==> flow/design.v <==
module single_stage_mult(clock, reset, 
                         product_in,  mplier_in,  mcand_in,  bmask_in,  inst_valid_in, dest_reg_in, NPC_in,
                         br_rec_en_1, br_rec_en_2, br_marker_1, br_marker_2, br_mispre_1, br_mispre_2,
                         product_out, mplier_out, mcand_out, bmask_out, inst_valid_out, dest_reg_out, NPC_out);
  input clock, reset, inst_valid_in;
  input [3:0]  bmask_in;
  input [63:0] product_in, mplier_in, mcand_in;
  input [5:0] dest_reg_in;
  input [63:0] NPC_in;
  input br_rec_en_1, br_rec_en_2;
  input [2:0] br_marker_1, br_marker_2;
  input br_mispre_1, br_mispre_2;
  output reg inst_valid_out;
  output reg [3:0]  bmask_out;
  output reg [63:0] mplier_out, mcand_out;
  output reg [5:0] dest_reg_out;
  output reg [63:0] NPC_out;
  output wire [63:0] product_out;
  reg  [63:0] prod_in_reg, partial_prod_reg;
  wire [63:0] partial_product, next_mplier, next_mcand;
  assign product_out = prod_in_reg + partial_prod_reg;
  assign partial_product = mplier_in[15:0] * mcand_in;
  assign next_mplier = {16'b0,mplier_in[63:16]};
  assign next_mcand = {mcand_in[47:0],16'b0};
  always @(posedge clock)
  begin
    prod_in_reg      <= product_in;
    partial_prod_reg <= partial_product;
    mplier_out       <= next_mplier;
    mcand_out        <= next_mcand;
  end
  reg next_inst_valid_out;
  reg [3:0] next_bmask_out;
  always@(*) begin
    next_inst_valid_out = inst_valid_in;
    next_bmask_out       = bmask_in;
    if( br_rec_en_1 & br_mispre_1 & bmask_in[br_marker_1] ) next_inst_valid_out = 0;
    else if( br_rec_en_2 & br_mispre_2 & bmask_in[br_marker_2] ) next_inst_valid_out = 0;
    if( br_rec_en_1 ) next_bmask_out[br_marker_1] = 0;
    if( br_rec_en_2 ) next_bmask_out[br_marker_2] = 0;
  end
  always@(posedge clock)
  begin
    if(reset) begin
      inst_valid_out <= 1'b0;
      bmask_out      <= 0;
      NPC_out        <= 0;
      dest_reg_out   <= 6'd31;
    end
    else begin
      inst_valid_out <= next_inst_valid_out;
      bmask_out      <= next_bmask_out;
      NPC_out        <= NPC_in;
      dest_reg_out   <= dest_reg_in;
    end
  end
endmodule
module eight_stage_mult(clock, reset,
                        mplier, mcand, bmask_in, inst_valid_in, dest_reg_in, NPC_in,
                        br_rec_en_1, br_rec_en_2, br_marker_1, br_marker_2, br_mispre_1, br_mispre_2,
                        bmask_out, product, inst_valid_out, dest_reg_out, NPC_out);
  input clock, reset, inst_valid_in;
  input [5:0] dest_reg_in;
  input [63:0] NPC_in;
  input [3:0]  bmask_in;
  input [63:0] mcand, mplier;
  input br_rec_en_1, br_rec_en_2;
  input [2:0] br_marker_1, br_marker_2;
  input br_mispre_1, br_mispre_2;
  output [3:0]  bmask_out;
  output [63:0] product;
  output inst_valid_out;
  output [5:0] dest_reg_out;
  output [63:0] NPC_out;
  wire [63:0] mcand_out, mplier_out;
  wire [(3*4) -1:0] internal_bmask;
  wire [(3*6) -1:0] internal_dest_reg;
  wire [(3*64)-1:0] internal_products, internal_mcands, internal_mpliers, internal_NPC;
  wire [(3*1)- 1:0] internal_inst_valid_outs;
  single_stage_mult mstage [3:0] 
    (.clock(clock),
     .reset(reset),
     .product_in({internal_products,64'h0}),
     .mplier_in({internal_mpliers,mplier}),
     .mcand_in({internal_mcands,mcand}),
     .bmask_in({internal_bmask, bmask_in}),
     .inst_valid_in({internal_inst_valid_outs,inst_valid_in}),
     .dest_reg_in({internal_dest_reg, dest_reg_in}),
     .NPC_in({internal_NPC, NPC_in}),
     .br_rec_en_1(br_rec_en_1),
     .br_rec_en_2(br_rec_en_2),
     .br_marker_1(br_marker_1),
     .br_marker_2(br_marker_2),
     .br_mispre_1(br_mispre_1),
     .br_mispre_2(br_mispre_2),
     .product_out({product,internal_products}),
     .mplier_out({mplier_out,internal_mpliers}),
     .mcand_out({mcand_out,internal_mcands}),
     .bmask_out({bmask_out, internal_bmask}),
     .inst_valid_out({inst_valid_out,internal_inst_valid_outs}),
     .dest_reg_out({dest_reg_out, internal_dest_reg}),
     .NPC_out({NPC_out, internal_NPC})
    );
endmodule
Hand-over note for eight_stage_mult

---- Tool chain data of eight_stage_mult ----
Each step is given for the RTL above and for the edited RTL.
"original" refers to lines of the RTL above, "edited" to lines of the edited file.
"change": "edited" minus "original" as printed here.
Operators: Yosys type, input widths -> output width; for muxes data width and select width s.
Library cell names are shortened.
The mark - stands for no value.
design
  design top .............................. eight_stage_mult
  clock ................................... clock
  cell library ............................ sky130hd
  library corner .......................... tt_025C_1v80

---- Diff ----
Unified diff, file above to edited file.
A script made this edit. It changes what the design does and was not meant as an optimisation.
begin of diff
@@ -57,5 +57,5 @@
 endmodule
 module eight_stage_mult(clock, reset,
-                        mplier, mcand, bmask_in, inst_valid_in, dest_reg_in, NPC_in,
+                        mplier, mcand_ext, bmask_in, inst_valid_in, dest_reg_in, NPC_in,
                         br_rec_en_1, br_rec_en_2, br_marker_1, br_marker_2, br_mispre_1, br_mispre_2,
                         bmask_out, product, inst_valid_out, dest_reg_out, NPC_out);
@@ -64,5 +64,5 @@
   input [63:0] NPC_in;
   input [3:0]  bmask_in;
-  input [63:0] mcand, mplier;
+  input [63:0] mcand_ext, mplier;
   input br_rec_en_1, br_rec_en_2;
   input [2:0] br_marker_1, br_marker_2;
@@ -73,4 +73,6 @@
   output [5:0] dest_reg_out;
   output [63:0] NPC_out;
+  reg [63:0] mcand;
+  always @(posedge clock) mcand <= mcand_ext;
   wire [63:0] mcand_out, mplier_out;
   wire [(3*4) -1:0] internal_bmask;
end of diff

---- Word-level counts ----
Counts by Yosys on the flattened word-level netlist (proc, flatten, opt, wreduce; memories kept). Register bits leave out memories and registers merged into their read ports (data or address); mux counts leave out enables and synchronous resets folded into registers. Print and check cells are left out. Cells with the same type and inputs are merged into one.
cells by class
  what                       original  edited  change
  add/subtract/negate cells  5         5       0
  multiply operators         4         4       0
  shift operators            12        12      0
  muxes and demuxes          8         8       0
  bitwise operators          28        28      0
  reduce/logical cells       4         4       0
Unchanged operator kinds not shown: 14.
word-level totals
  what                         original  edited  change
  flip-flop bits (word level)  844       908     +64
  input port bits              215       215     0
  output and inout port bits   139       139     0
  cells after elaboration      90        91      +1

---- Depth ----
Yosys ltp: most cells in a row. Word level: on the elaborated netlist, between registers, memories and ports. Mapped: between sequential cells and ports; inverters and the memories' decode and read muxes count.
depth
  what                           original  edited  change
  depth after elaboration        9         9       0
  ABC_AREA                       0         0       -
  gate-level depth with buffers  27        27      0
  mapped depth without buffers   25        25      0

---- Netlist ----
Source: synth_stat.txt of the flow (Yosys; design flattened, memories mapped). It holds for the ABC_AREA given above (unset counts as 0); a run with the other value may have another netlist.
synthesis totals
  what                   original  edited   change
  cell count             9018      9090     +72
  mapped area (µm²)      84775.1   86016.2  +1241.1
  sequential area (µm²)  16896.2   18177.4  +1281.2
  flip-flops             844       908      +64
  buffer cells           453       447      -6
cell types
  cell type  original  edited  change
  dfxtp_1    844       908     +64
  o21ai_0    74        96      +22
  a21o_1     102       123     +21
  o21ai_1    28        8       -20
  inv_1      1867      1881    +14
  xor2_1     91        77      -14
  nor2b_1    296       283     -13
  and3_1     15        25      +10
  a21oi_1    195       204     +9
  nand3_1    38        47      +9
  nand2_1    1542      1534    -8
  and2_1     658       650     -8
  xnor2_1    248       256     +8
  nor2_1     133       140     +7
  nand4_1    30        24      -6
  a2111oi_0  6         1       -5
  clkbuf_1   398       394     -4
  and4_1     8         4       -4
Unchanged cell types not shown: 18.
The list need not be complete.
By module: a second synthesis without flattening, with its own total; a netlist apart from the flattened one above.
unflattened totals
  what                                           original  edited    change
  cells (unflattened synthesis)                  16393     16385     -8
  area total of the unflattened synthesis (µm²)  149482.1  150187.8  +705.7
Each row is one instance without its submodules.
modules, original
  module             times used  cells  area (µm²)  seq. area (µm²)
  single_stage_mult  4           4098   37369.6     5985.7
  eight_stage_mult   1           1      3.8         0.0
modules, edited
  module             times used  cells  area (µm²)  seq. area (µm²)
  single_stage_mult  4           4080   37225.7     5985.7
  eight_stage_mult   1           65     1285.0      1281.2

---- Path before layout ----
Path of least setup slack by OpenSTA after synthesis, without wires, with an ideal clock, recovery checks aside; 20% of the period is set as input and as output delay. Where synthesis merged equal registers, the netlist keeps one of their names.
timing path after synthesis
  what                           original                            edited                              change
  kind                           input port to flip-flop             input port to flip-flop             -
  from                           in mplier[7]                        in mplier[7]                        -
  to                             reg mstage[0].partial_prod_reg[63]  reg mstage[0].partial_prod_reg[49]  -
  period (ps)                    9000                                9000                                0
  input delay (ps)               1800                                1800                                0
  setup time (ps)                118                                 122                                 +4
  time at the first pin (ps)     1800                                1800                                0
  data arrival time (ps)         8083                                7946                                -137
  data required time (ps)        8882                                8878                                -4
  slack (ps)                     799                                 932                                 +133
  path delay (ps)                6401                                6268                                -133
  stages                         26                                  24                                  -2
  buffers on the path            2                                   3                                   +1
  synthesis period reached (ps)  8201                                8068                                -133
"path delay" is the arrival time less input delay plus setup time.
"stages": output pins that drive a net of the path, with the launching flip-flop's if there is one; two outputs of one cell count as two.
"synthesis period reached" is the clock period less the worst setup slack; recovery checks do not enter. This is arithmetic on one report: input and output delays are still those of the set period (20% each).
Between the ends stands the longest chain of elaborated cells between them, by number of cells; it is not shown to be the way that was timed. Of several equally long chains one is given.
Each line given opens the expression or statement behind the cell; cells for indexed reads and writes are added by Yosys, which also makes memories of some case tables.
on the way, after synthesis, original
  cell sequence ........................... clkbuf_1 > clkbuf_1 > nand2_1 > fa_1 > inv_1 > fa_1 > inv_1 > fa_1 > inv_1 > fa_1 > fa_1 > inv_1 > fa_1 > inv_1 > ha_1 > a211oi_1 > nor2_1 > o41a_1 > nor4_2 > a21oi_1 > o21a_1 > a311oi_2 > o31a_1 > o21ai_1 > a21oi_2 > xnor2_1
  length of the longest elaborated chain .. 1
  elaborated cells on any way between the ends .. 1
  RTL lines with such cells ............... 1
  those cells by class .................... mul (1)
RTL lines, path after synthesis, original
  what            RTL line  source
  from (decl)     66        input [63:0] mcand, mplier;
  $mul 16x64->64  22
  to (assign)     28
  to (decl)       19        reg  [63:0] prod_in_reg, partial_prod_reg;
on the way, after synthesis, edited
  cell sequence ........................... clkbuf_1 > clkbuf_1 > nand2_1 > fa_1 > inv_1 > fa_1 > fa_1 > fa_1 > fa_1 > inv_1 > fa_1 > inv_1 > ha_1 > clkbuf_1 > and3_1 > a31oi_1 > nand2_1 > a221o_1 > a31oi_2 > o41ai_2 > a221o_1 > a21o_2 > a311o_1 > o311a_1
  length of the longest elaborated chain .. 1
  elaborated cells on any way between the ends .. 1
  RTL lines with such cells ............... 1
  those cells by class .................... mul (1)
RTL lines, path after synthesis, edited
  what            RTL line  source
  from (decl)     66        input [63:0] mcand_ext, mplier;
  $mul 16x64->64  22
  to (assign)     28
  to (decl)       19        reg  [63:0] prod_in_reg, partial_prod_reg;

---- Path in the finished layout ----
From the final timing report of the runs of pair A: the path of least setup slack in the routed layout; clock arrival at registers is part of the times.
The report prints the path's times to 10 ps; the period is as set.
timing path after layout
  what                        original                            edited                              change
  kind                        input port to flip-flop             flip-flop to flip-flop              -
  from                        in mcand[9]                         reg mstage[0].mplier_out[2]         -
  to                          reg mstage[0].partial_prod_reg[63]  reg mstage[1].partial_prod_reg[63]  -
  period (ps)                 8440                                8440                                0
  input delay (ps)            1690                                -                                   -
  setup time (ps)             70                                  110                                 +40
  time at the first pin (ps)  1690                                780                                 -910
  data arrival time (ps)      8740                                8490                                -250
  data required time (ps)     9090                                9120                                +30
  slack (ps)                  350                                 630                                 +280
  stages                      26                                  27                                  +1
  buffers on the path         3                                   2                                   -1
Between the ends stands the longest chain of elaborated cells between them, by number of cells; it is not shown to be the way that was timed. Of several equally long chains one is given.
on the way, after layout, original
  cell sequence ........................... clkdlybuf4s50_1 > and2_1 > fa_1 > inv_1 > fa_1 > fa_1 > inv_1 > fa_1 > fa_1 > inv_1 > fa_1 > inv_1 > ha_1 > a211oi_1 > nor2_1 > o41a_1 > nor4_2 > buf_4 > a21oi_1 > buf_4 > o21a_1 > a311oi_2 > o31a_1 > o21ai_1 > a21oi_2 > xnor2_1
  length of the longest elaborated chain .. 1
  elaborated cells on any way between the ends .. 1
  RTL lines with such cells ............... 1
  those cells by class .................... mul (1)
RTL lines, path after layout, original
  what            RTL line  source
  from (decl)     66        input [63:0] mcand, mplier;
  $mul 16x64->64  22
  to (assign)     28
  to (decl)       19        reg  [63:0] prod_in_reg, partial_prod_reg;
on the way, after layout, edited
  cell sequence ........................... dfxtp_1 > buf_4 > nand2_1 > fa_1 > inv_1 > fa_1 > inv_1 > fa_1 > inv_1 > fa_1 > fa_1 > inv_1 > fa_1 > inv_1 > ha_1 > and3_1 > and3_1 > a221oi_1 > o21ai_0 > nand2b_1 > o311ai_1 > buf_4 > o211ai_1 > o21ai_1 > a21o_1 > a21oi_1 > xnor2_1
  length of the longest elaborated chain .. 1
  elaborated cells on any way between the ends .. 1
  RTL lines with such cells ............... 1
  those cells by class .................... mul (1)
RTL lines, path after layout, edited
  what            RTL line  source
  from (decl)     15        output reg [63:0] mplier_out, mcand_out;
  from (assign)   29        mplier_out       <= next_mplier;
  $mul 16x48->48  22
  to (assign)     28
  to (decl)       19        reg  [63:0] prod_in_reg, partial_prod_reg;

---- Measured runs ----
Runs of the flow (Yosys, OpenROAD) on both versions; the two runs of a pair have the same settings. The constraints put input and output delay at 20% of the set period each and load the outputs with 0.01 pF.
flow settings, pair A
  CORE_UTILIZATION ........................ 40
  PLACE_DENSITY ........................... 0.6
  period_ns ............................... 8.44
  CAP_MARGIN .............................. 20
  CORE_MARGIN ............................. 2
  SLEW_MARGIN ............................. 20
results, pair A
  what                                       original  edited    change
  Yosys chip area after synthesis (µm²)      84775.1   86016.2   +1241.1
  overall die area (µm²)                     215635.0  218767.0  +3132.0
  standard-cell area after routing (µm²)     96938.0   97508.5   +570.5
  utilization after routing (%)              46.1      45.5      -0.6
  setup slack of the worst path (ps)         348       626       +278
  worst hold slack in the final report (ps)  262       280       +18
flow settings, pair B
  ABC_AREA ................................ 0
  CELL_PAD_IN_SITES_DETAIL_PLACEMENT ...... 0
  CELL_PAD_IN_SITES_GLOBAL_PLACEMENT ...... 3
  CORE_UTILIZATION ........................ 49
  CTS_CLUSTER_DIAMETER .................... 172
  CTS_CLUSTER_SIZE ........................ 85
  GPL_ROUTABILITY_DRIVEN .................. 1
  GPL_TIMING_DRIVEN ....................... 0
  MAX_ROUTING_LAYER ....................... met4
  SETUP_SLACK_MARGIN ...................... 4.11
  period_ns ............................... 13.9
  CAP_MARGIN .............................. 20
  CORE_MARGIN ............................. 2
  SLEW_MARGIN ............................. 20
results, pair B
  what                                       original  edited    change
  Yosys chip area after synthesis (µm²)      84775.1   86016.2   +1241.1
  overall die area (µm²)                     176354.0  178912.0  +2558.0
  standard-cell area after routing (µm²)     92393.6   93847.5   +1453.9
  utilization after routing (%)              53.8      53.9      +0.1
  setup slack of the worst path (ps)         4163      4156      -7
  worst hold slack in the final report (ps)  330       333       +3

End of note.
